==> flow/design.v <==
`timescale 1ns / 1ps
module TNS_dec_33(
    input wire clk,
    input wire rst_n,
    input wire [32:0] codein,
    output reg [30 - 1 : 0] dataout
    );
    wire [30 - 1 : 0] dataout_wire;
    assign dataout_wire = (codein[32]*847425747) + (codein[31]*564950498) + (codein[30]*282475249) + 
                    (codein[29]*121060821) + (codein[28]*80707214) + (codein[27]*40353607) + 
                    (codein[26]*17294403) + (codein[25]*11529602) + (codein[24]*5764801) + 
                    (codein[23]*2470629) + (codein[22]*1647086) + (codein[21]*823543) + 
                    (codein[20]*352947) + (codein[19]*235298) + (codein[18]*117649) + (codein[17]*50421) + (codein[16]*33614) + 
                    (codein[15]*16807) + (codein[14]*7203) + (codein[13]*4802) + (codein[12]*2401) + (codein[11]*1029) +
                    (codein[10]*686) + (codein[9]*343) + (codein[8]*147) + (codein[7]*98) + (codein[6]*49) +
                    (codein[5]*21) + (codein[4]*14) + (codein[3]*7) + (codein[2]*3) + (codein[1]*2) +
                    (codein[0]*1);
    always @(posedge clk or negedge rst_n) begin
        if (~rst_n) begin
            dataout <= 0;
        end
        else begin
            dataout <= dataout_wire;
        end
    end
endmodule
Reports on TNS_dec_33
Each step is given for the RTL above and for the edited RTL.
Lines under "original" count in the file above, lines under "edited" in the edited file.
"difference" is "edited" less "original", of the values as shown; "rel. change" is that difference over "original", in percent.
Operators carry their Yosys type and port widths (W data, S select, Z words).
Not given: --
Inputs
  design top: TNS_dec_33
  clock input: clk
  standard-cell library: sky130hd
  library corner: tt_025C_1v80

Edit of the RTL
Unified diff, file above to edited file.
A script made this edit. It changes what the design does and was not meant as an optimisation.
begin of diff
@@ -8,5 +8,5 @@
     wire [30 - 1 : 0] dataout_wire;
     assign dataout_wire = (codein[32]*847425747) + (codein[31]*564950498) + (codein[30]*282475249) + 
-                    (codein[29]*121060821) + (codein[28]*80707214) + (codein[27]*40353607) + 
+                    (codein[29]*121060821) + (codein[28]*80707214) + (codein[27]^40353607) + 
                     (codein[26]*17294403) + (codein[25]*11529602) + (codein[24]*5764801) + 
                     (codein[23]*2470629) + (codein[22]*1647086) + (codein[21]*823543) + 
end of diff

After elaboration
Yosys after proc, flatten, opt, wreduce and memory -nomap, before mapping. Enables and synchronous resets that opt folds into registers are not counted as muxes. Memory bits, and registers merged into a memory's read port (data or address), are not among the register bits. Print and check cells are not counted. Equal cells are merged and count once.
Word-level totals
  output and inout port bits: original 30, edited 30, difference 0, rel. change 0.00%
  RAM bits: original 0, edited 0, difference 0
  memories kept: original 0, edited 0, difference 0
  bits in read-only memories: original 0, edited 0, difference 0
  bits in registers: original 30, edited 30, difference 0, rel. change 0.00%
  latch bits: original 0, edited 0, difference 0
  clocked read ports x word width: original 0, edited 0, difference 0
  elaborated cells: original 64, edited 64, difference 0, rel. change 0.00%
  bits of input ports: original 35, edited 35, difference 0, rel. change 0.00%
Operators by class
  div/mod/pow operators: original 0, edited 0, difference 0
  shifts and indexed selects: original 0, edited 0, difference 0
  reduce/logical cells: original 0, edited 0, difference 0
  order comparisons: original 0, edited 0, difference 0
  eq/ne operators: original 0, edited 0, difference 0
  add/subtract/negate cells: original 32, edited 32, difference 0, rel. change 0.00%
  multiplexer cells: original 0, edited 0, difference 0
  $mul: original 31, edited 30, difference -1, rel. change -3.23%
  bitwise logic cells: original 0, edited 1, difference +1
Operator list
  $mul A1 B26 Y27 const B: original 2, edited 1, difference -1, rel. change -50.00%
  $add A30 B26 Y30: original 1, edited 2, difference +1, rel. change +100.00%
  $add A30 B27 Y30: original 1, edited 0, difference -1, rel. change -100.00%
  $not A1 Y17: original 0, edited 1, difference +1
  $add A30 B14 Y30: original 2, edited 2, difference 0, rel. change 0.00%
  $add A30 B17 Y30: original 2, edited 2, difference 0, rel. change 0.00%
  $add A30 B28 Y30: original 2, edited 2, difference 0, rel. change 0.00%
  $add A30 B30 Y30: original 2, edited 2, difference 0, rel. change 0.00%
  $mul A1 B12 Y13 const B: original 2, edited 2, difference 0, rel. change 0.00%
  $mul A1 B15 Y16 const B: original 2, edited 2, difference 0, rel. change 0.00%
  $mul A1 B17 Y18 const B: original 2, edited 2, difference 0, rel. change 0.00%
  $mul A1 B20 Y21 const B: original 2, edited 2, difference 0, rel. change 0.00%
  $mul A1 B23 Y24 const B: original 2, edited 2, difference 0, rel. change 0.00%
  $mul A1 B3 Y4 const B: original 2, edited 2, difference 0, rel. change 0.00%
  $mul A1 B6 Y7 const B: original 2, edited 2, difference 0, rel. change 0.00%
  $mul A1 B9 Y10 const B: original 2, edited 2, difference 0, rel. change 0.00%
  $add A30 B1 Y30: original 1, edited 1, difference 0, rel. change 0.00%
  $add A30 B10 Y30: original 1, edited 1, difference 0, rel. change 0.00%
  $add A30 B11 Y30: original 1, edited 1, difference 0, rel. change 0.00%
  $add A30 B12 Y30: original 1, edited 1, difference 0, rel. change 0.00%
  $add A30 B13 Y30: original 1, edited 1, difference 0, rel. change 0.00%
  $add A30 B16 Y30: original 1, edited 1, difference 0, rel. change 0.00%
  $add A30 B18 Y30: original 1, edited 1, difference 0, rel. change 0.00%
  $add A30 B19 Y30: original 1, edited 1, difference 0, rel. change 0.00%
  $add A30 B2 Y30: original 1, edited 1, difference 0, rel. change 0.00%
  $add A30 B20 Y30: original 1, edited 1, difference 0, rel. change 0.00%
  $add A30 B21 Y30: original 1, edited 1, difference 0, rel. change 0.00%
  $add A30 B22 Y30: original 1, edited 1, difference 0, rel. change 0.00%
The list need not be complete.

Depth
Longest topological path by Yosys (ltp), each cell counted once; first at word level (registers and memories cut), then after technology mapping (sequential cells cut; the memories' decode and read muxes count).
Logic depth
  depth after elaboration: original 33, edited 33, difference 0, rel. change 0.00%
  ABC_AREA: original 1, edited 1
  mapped depth: original 27, edited 28, difference +1, rel. change +3.70%
  gate-level depth less buffers: original 27, edited 28, difference +1, rel. change +3.70%

Netlist
The flow's flattened synthesis, as Yosys stat reports it; memories are mapped. The netlist is that of the ABC_AREA named above (0 if unset); the other value can give another one.
Mapped netlist
  buffer cells: original 0, edited 0, difference 0
  flip-flops: original 30, edited 30, difference 0, rel. change 0.00%
  area of sequential cells (µm²): original 750.7, edited 750.7, difference 0.0, rel. change 0.00%
  cells in the netlist: original 1137, edited 1158, difference +21, rel. change +1.85%
  cell area after synthesis (µm²): original 10161.0, edited 10231.1, difference +70.1, rel. change +0.69%
Cells by type
  sky130_fd_sc_hd__inv_1: original 406, edited 415, difference +9, rel. change +2.22%
  sky130_fd_sc_hd__nor2_4: original 1, edited 8, difference +7, rel. change +700.00%
  sky130_fd_sc_hd__a21oi_1: original 18, edited 12, difference -6, rel. change -33.33%
  sky130_fd_sc_hd__fa_1: original 193, edited 188, difference -5, rel. change -2.59%
  sky130_fd_sc_hd__xor2_1: original 9, edited 14, difference +5, rel. change +55.56%
  sky130_fd_sc_hd__inv_2: original 0, edited 5, difference +5
  sky130_fd_sc_hd__nor2_1: original 23, edited 27, difference +4, rel. change +17.39%
  sky130_fd_sc_hd__nor2_2: original 10, edited 6, difference -4, rel. change -40.00%
  sky130_fd_sc_hd__nand2_2: original 9, edited 13, difference +4, rel. change +44.44%
  sky130_fd_sc_hd__o21ai_0: original 0, edited 4, difference +4
  sky130_fd_sc_hd__o21bai_1: original 5, edited 2, difference -3, rel. change -60.00%
  sky130_fd_sc_hd__and2_1: original 4, edited 1, difference -3, rel. change -75.00%
  sky130_fd_sc_hd__nand3_2: original 3, edited 6, difference +3, rel. change +100.00%
  sky130_fd_sc_hd__ha_1: original 210, edited 208, difference -2, rel. change -0.95%
  sky130_fd_sc_hd__nand2_1: original 166, edited 168, difference +2, rel. change +1.20%
  sky130_fd_sc_hd__nand4_1: original 8, edited 10, difference +2, rel. change +25.00%
  sky130_fd_sc_hd__and3_1: original 2, edited 0, difference -2, rel. change -100.00%
  sky130_fd_sc_hd__xnor2_1: original 6, edited 7, difference +1, rel. change +16.67%
The list need not be complete.

Path before layout
OpenSTA on the mapped netlist: ideal clock, no wires. The path of least setup slack (recovery checks aside). Input and output delay are each 20% of the period. Register names are those of the netlist, which keeps one name where synthesis merged equal registers.
Timing path post-synthesis
  path kind: original input -> register, edited input -> register
  start point: original in codein[27], edited in codein[19]
  end point: original reg dataout[17], edited reg dataout[17]
  time at the first pin (ns): original 2.400, edited 2.400, difference 0.000, rel. change 0.00%
  data required time (ns): original 11.883, edited 11.883, difference 0.000, rel. change 0.00%
  path delay (ns): original 5.317, edited 5.442, difference +0.125, rel. change +2.35%
  external input delay (ns): original 2.400, edited 2.400, difference 0.000, rel. change 0.00%
  clock period (ns): original 12.0, edited 12.0, difference 0.0, rel. change 0.00%
  data arrival time (ns): original 7.600, edited 7.725, difference +0.125, rel. change +1.64%
  driving pins on the path: original 23, edited 23, difference 0, rel. change 0.00%
  slack (ns): original 4.284, edited 4.158, difference -0.126
  library setup time (ns): original 0.117, edited 0.117, difference 0.000
  buffers on the path: original 0, edited 0, difference 0
  synthesis period reached (ns): original 7.716, edited 7.842, difference +0.126, rel. change +1.63%
"path delay" is the arrival time less input delay plus setup time.
"driving pins on the path" counts driving pins, that of a launching flip-flop among them; a cell with two outputs on the path counts twice.
"synthesis period reached" is the clock period less the worst setup slack; recovery checks do not enter. This is arithmetic on one report: input and output delays are still those of the set period (20% each).
The rows between start and end are the longest chain of elaborated cells between them; the timing report does not say that the signal goes this way. Where chains are equally long, one stands for them.
A line is the first line of the expression or statement that the cell stems from. Yosys adds cells for indexed reads and writes and turns some case tables into memories.
On the way, post-synthesis, original
  path through: sky130_fd_sc_hd__fa_1 -> sky130_fd_sc_hd__inv_1 -> sky130_fd_sc_hd__fa_1 -> sky130_fd_sc_hd__fa_1 -> sky130_fd_sc_hd__inv_1 -> sky130_fd_sc_hd__fa_1 -> sky130_fd_sc_hd__fa_1 -> sky130_fd_sc_hd__fa_1 -> sky130_fd_sc_hd__inv_1 -> sky130_fd_sc_hd__fa_1 -> sky130_fd_sc_hd__inv_1 -> sky130_fd_sc_hd__fa_1 -> sky130_fd_sc_hd__ha_1 -> sky130_fd_sc_hd__inv_1 -> sky130_fd_sc_hd__fa_1 -> sky130_fd_sc_hd__inv_1 -> sky130_fd_sc_hd__nand3_1 -> sky130_fd_sc_hd__nand3_2 -> sky130_fd_sc_hd__nand2_1 -> sky130_fd_sc_hd__nand2_2 -> sky130_fd_sc_hd__nand3_1 -> sky130_fd_sc_hd__nand3_1 -> sky130_fd_sc_hd__nand2_1
  cells in the longest elaborated chain: 29
  elaborated cells on any way between the ends: 29
  RTL lines with such cells: 2
  those cells by class: add/sub (28); mul (1)
RTL lines, path post-synthesis, original
  from (decl): RTL line 5  | input wire [32:0] codein,
  $mul A1 B26 Y27: RTL line 10  | (codein[29]*121060821) + (codein[28]*80707214) + (codein[27]*40353607) +
  $add A30 B27 Y30: RTL line 9  | assign dataout_wire = (codein[32]*847425747) + (codein[31]*564950498) + (codein[30]*282475249) +
  $add A30 B26 Y30: RTL line 9
  $add A30 B25 Y30: RTL line 9
  $add A30 B24 Y30: RTL line 9
  $add A30 B23 Y30: RTL line 9
  $add A30 B22 Y30: RTL line 9
  [15 not listed]
  $add A30 B7 Y30: RTL line 9
  $add A30 B6 Y30: RTL line 9
  $add A30 B5 Y30: RTL line 9
  $add A30 B4 Y30: RTL line 9
  $add A30 B3 Y30: RTL line 9
  $add A30 B2 Y30: RTL line 9
  $add A30 B1 Y30: RTL line 9
  to (assign): RTL line 20  | dataout <= 0;
  to (assign): RTL line 23  | dataout <= dataout_wire;
  to (decl): RTL line 6  | output reg [30 - 1 : 0] dataout
On the way, post-synthesis, edited
  path through: sky130_fd_sc_hd__fa_1 -> sky130_fd_sc_hd__inv_1 -> sky130_fd_sc_hd__fa_1 -> sky130_fd_sc_hd__fa_1 -> sky130_fd_sc_hd__fa_1 -> sky130_fd_sc_hd__inv_1 -> sky130_fd_sc_hd__fa_1 -> sky130_fd_sc_hd__fa_1 -> sky130_fd_sc_hd__inv_1 -> sky130_fd_sc_hd__fa_1 -> sky130_fd_sc_hd__fa_1 -> sky130_fd_sc_hd__inv_1 -> sky130_fd_sc_hd__ha_1 -> sky130_fd_sc_hd__inv_1 -> sky130_fd_sc_hd__fa_1 -> sky130_fd_sc_hd__inv_1 -> sky130_fd_sc_hd__nand3_1 -> sky130_fd_sc_hd__nand3_1 -> sky130_fd_sc_hd__nand2_1 -> sky130_fd_sc_hd__nand2_1 -> sky130_fd_sc_hd__nand3_1 -> sky130_fd_sc_hd__nand3_1 -> sky130_fd_sc_hd__nand2_1
  cells in the longest elaborated chain: 21
  elaborated cells on any way between the ends: 21
  RTL lines with such cells: 2
  those cells by class: add/sub (20); mul (1)
RTL lines, path post-synthesis, edited
  from (decl): RTL line 5  | input wire [32:0] codein,
  $mul A1 B17 Y18: RTL line 13  | (codein[20]*352947) + (codein[19]*235298) + (codein[18]*117649) + (codein[17]*50421) + (codein[16]*33614) +
  $add A30 B19 Y30: RTL line 9  | assign dataout_wire = (codein[32]*847425747) + (codein[31]*564950498) + (codein[30]*282475249) +
  $add A30 B18 Y30: RTL line 9
  $add A30 B17 Y30 x2: RTL line 9
  $add A30 B16 Y30: RTL line 9
  $add A30 B14 Y30 x2: RTL line 9
  $add A30 B13 Y30: RTL line 9
  [5 not listed]
  $add A30 B7 Y30: RTL line 9
  $add A30 B6 Y30: RTL line 9
  $add A30 B5 Y30: RTL line 9
  $add A30 B4 Y30: RTL line 9
  $add A30 B3 Y30: RTL line 9
  $add A30 B2 Y30: RTL line 9
  $add A30 B1 Y30: RTL line 9
  to (assign): RTL line 20  | dataout <= 0;
  to (assign): RTL line 23  | dataout <= dataout_wire;
  to (decl): RTL line 6  | output reg [30 - 1 : 0] dataout

Path in the finished layout
Path of least setup slack in the final report of the runs of pair A (OpenROAD, finished layout, wires in). Where an end is a register, its clock arrival counts in the times.
Timing path after layout
  path kind: original input -> register, edited input -> register
  start point: original in codein[27], edited in codein[28]
  end point: original reg dataout[17], edited reg dataout[17]
  external input delay (ns): original 1.76, edited 1.76, difference 0.00, rel. change 0.00%
  library setup time (ns): original 0.11, edited 0.11, difference 0.00
  time at the first pin (ns): original 1.76, edited 1.76, difference 0.00, rel. change 0.00%
  buffers on the path: original 1, edited 1, difference 0, rel. change 0.00%
  driving pins on the path: original 24, edited 24, difference 0, rel. change 0.00%
  data arrival time (ns): original 8.14, edited 8.11, difference -0.03, rel. change -0.37%
  clock period (ns): original 8.8, edited 8.8, difference 0.0, rel. change 0.00%
  data required time (ns): original 8.97, edited 8.96, difference -0.01, rel. change -0.11%
  slack (ns): original 0.83, edited 0.85, difference +0.02
The rows between start and end are the longest chain of elaborated cells between them; the timing report does not say that the signal goes this way. Where chains are equally long, one stands for them.
On the way, after layout, original
  path through: sky130_fd_sc_hd__clkdlybuf4s50_1 -> sky130_fd_sc_hd__fa_1 -> sky130_fd_sc_hd__inv_1 -> sky130_fd_sc_hd__fa_1 -> sky130_fd_sc_hd__fa_1 -> sky130_fd_sc_hd__inv_1 -> sky130_fd_sc_hd__fa_1 -> sky130_fd_sc_hd__fa_1 -> sky130_fd_sc_hd__fa_1 -> sky130_fd_sc_hd__inv_1 -> sky130_fd_sc_hd__fa_1 -> sky130_fd_sc_hd__inv_1 -> sky130_fd_sc_hd__fa_1 -> sky130_fd_sc_hd__ha_1 -> sky130_fd_sc_hd__inv_1 -> sky130_fd_sc_hd__fa_1 -> sky130_fd_sc_hd__inv_1 -> sky130_fd_sc_hd__nand3_1 -> sky130_fd_sc_hd__nand3_2 -> sky130_fd_sc_hd__nand2_1 -> sky130_fd_sc_hd__nand2_2 -> sky130_fd_sc_hd__nand3_1 -> sky130_fd_sc_hd__nand3_1 -> sky130_fd_sc_hd__nand2_1
  cells in the longest elaborated chain: 29
  elaborated cells on any way between the ends: 29
  RTL lines with such cells: 2
  those cells by class: add/sub (28); mul (1)
RTL lines, path after layout, original
  from (decl): RTL line 5  | input wire [32:0] codein,
  $mul A1 B26 Y27: RTL line 10  | (codein[29]*121060821) + (codein[28]*80707214) + (codein[27]*40353607) +
  $add A30 B27 Y30: RTL line 9  | assign dataout_wire = (codein[32]*847425747) + (codein[31]*564950498) + (codein[30]*282475249) +
  $add A30 B26 Y30: RTL line 9
  $add A30 B25 Y30: RTL line 9
  $add A30 B24 Y30: RTL line 9
  $add A30 B23 Y30: RTL line 9
  $add A30 B22 Y30: RTL line 9
  [15 not listed]
  $add A30 B7 Y30: RTL line 9
  $add A30 B6 Y30: RTL line 9
  $add A30 B5 Y30: RTL line 9
  $add A30 B4 Y30: RTL line 9
  $add A30 B3 Y30: RTL line 9
  $add A30 B2 Y30: RTL line 9
  $add A30 B1 Y30: RTL line 9
  to (assign): RTL line 20  | dataout <= 0;
  to (assign): RTL line 23  | dataout <= dataout_wire;
  to (decl): RTL line 6  | output reg [30 - 1 : 0] dataout
On the way, after layout, edited
  path through: sky130_fd_sc_hd__clkdlybuf4s50_1 -> sky130_fd_sc_hd__fa_1 -> sky130_fd_sc_hd__inv_1 -> sky130_fd_sc_hd__fa_1 -> sky130_fd_sc_hd__fa_1 -> sky130_fd_sc_hd__fa_1 -> sky130_fd_sc_hd__inv_1 -> sky130_fd_sc_hd__fa_1 -> sky130_fd_sc_hd__fa_1 -> sky130_fd_sc_hd__inv_1 -> sky130_fd_sc_hd__fa_1 -> sky130_fd_sc_hd__fa_1 -> sky130_fd_sc_hd__inv_1 -> sky130_fd_sc_hd__ha_1 -> sky130_fd_sc_hd__inv_1 -> sky130_fd_sc_hd__fa_1 -> sky130_fd_sc_hd__inv_1 -> sky130_fd_sc_hd__nand3_1 -> sky130_fd_sc_hd__nand3_1 -> sky130_fd_sc_hd__nand2_1 -> sky130_fd_sc_hd__nand2_1 -> sky130_fd_sc_hd__nand3_1 -> sky130_fd_sc_hd__nand3_1 -> sky130_fd_sc_hd__nand2_1
  cells in the longest elaborated chain: 30
  elaborated cells on any way between the ends: 30
  RTL lines with such cells: 2
  those cells by class: add/sub (29); mul (1)
RTL lines, path after layout, edited
  from (decl): RTL line 5  | input wire [32:0] codein,
  $mul A1 B26 Y27: RTL line 10  | (codein[29]*121060821) + (codein[28]*80707214) + (codein[27]^40353607) +
  $add A30 B28 Y30: RTL line 9  | assign dataout_wire = (codein[32]*847425747) + (codein[31]*564950498) + (codein[30]*282475249) +
  $add A30 B26 Y30 x2: RTL line 9
  $add A30 B25 Y30: RTL line 9
  $add A30 B24 Y30: RTL line 9
  $add A30 B23 Y30: RTL line 9
  $add A30 B22 Y30: RTL line 9
  [15 not listed]
  $add A30 B7 Y30: RTL line 9
  $add A30 B6 Y30: RTL line 9
  $add A30 B5 Y30: RTL line 9
  $add A30 B4 Y30: RTL line 9
  $add A30 B3 Y30: RTL line 9
  $add A30 B2 Y30: RTL line 9
  $add A30 B1 Y30: RTL line 9
  to (assign): RTL line 20  | dataout <= 0;
  to (assign): RTL line 23  | dataout <= dataout_wire;
  to (decl): RTL line 6  | output reg [30 - 1 : 0] dataout

Measured runs
Runs of the flow (Yosys, OpenROAD) on both versions; the two runs of a pair have the same settings. The constraints put input and output delay at 20% of the set period each and load the outputs with 0.01 pF.
Settings, pair A
  ABC_AREA: 1
  period_ns: 8.8
  CAP_MARGIN: 20
  CORE_MARGIN: 2
  CORE_UTILIZATION: 40
  SLEW_MARGIN: 20
Results, pair A
  setup slack of the worst path (ns): original 0.825, edited 0.848, difference +0.023
  die size (µm²): original 26693.0, edited 26873.0, difference +180.0, rel. change +0.67%
  standard-cell area after layout (µm²): original 11422.2, edited 11514.8, difference +92.6, rel. change +0.81%
  sum of negative setup slack (ns): original 0.000, edited 0.000, difference 0.000
  area of the synthesized netlist (µm²): original 10161.0, edited 10231.1, difference +70.1, rel. change +0.69%
Settings, pair B
  ABC_AREA: 1
  CAP_MARGIN: 20
  CELL_PAD_IN_SITES_GLOBAL_PLACEMENT: 0
  CORE_ASPECT_RATIO: 1.55
  CORE_UTILIZATION: 48
  MAX_ROUTING_LAYER: met4
  MIN_ROUTING_LAYER: met2
  PLACE_DENSITY_LB_ADDON: 0.26
  SETUP_SLACK_MARGIN: 0.36
  period_ns: 14.8
  CORE_MARGIN: 2
  SLEW_MARGIN: 20
Results, pair B
  setup slack of the worst path (ns): original 5.458, edited 5.105, difference -0.353
  die size (µm²): original 22376.9, edited 22526.2, difference +149.3, rel. change +0.67%
  standard-cell area after layout (µm²): original 11289.6, edited 11374.7, difference +85.1, rel. change +0.75%
  sum of negative setup slack (ns): original 0.000, edited 0.000, difference 0.000
  area of the synthesized netlist (µm²): original 10161.0, edited 10231.1, difference +70.1, rel. change +0.69%
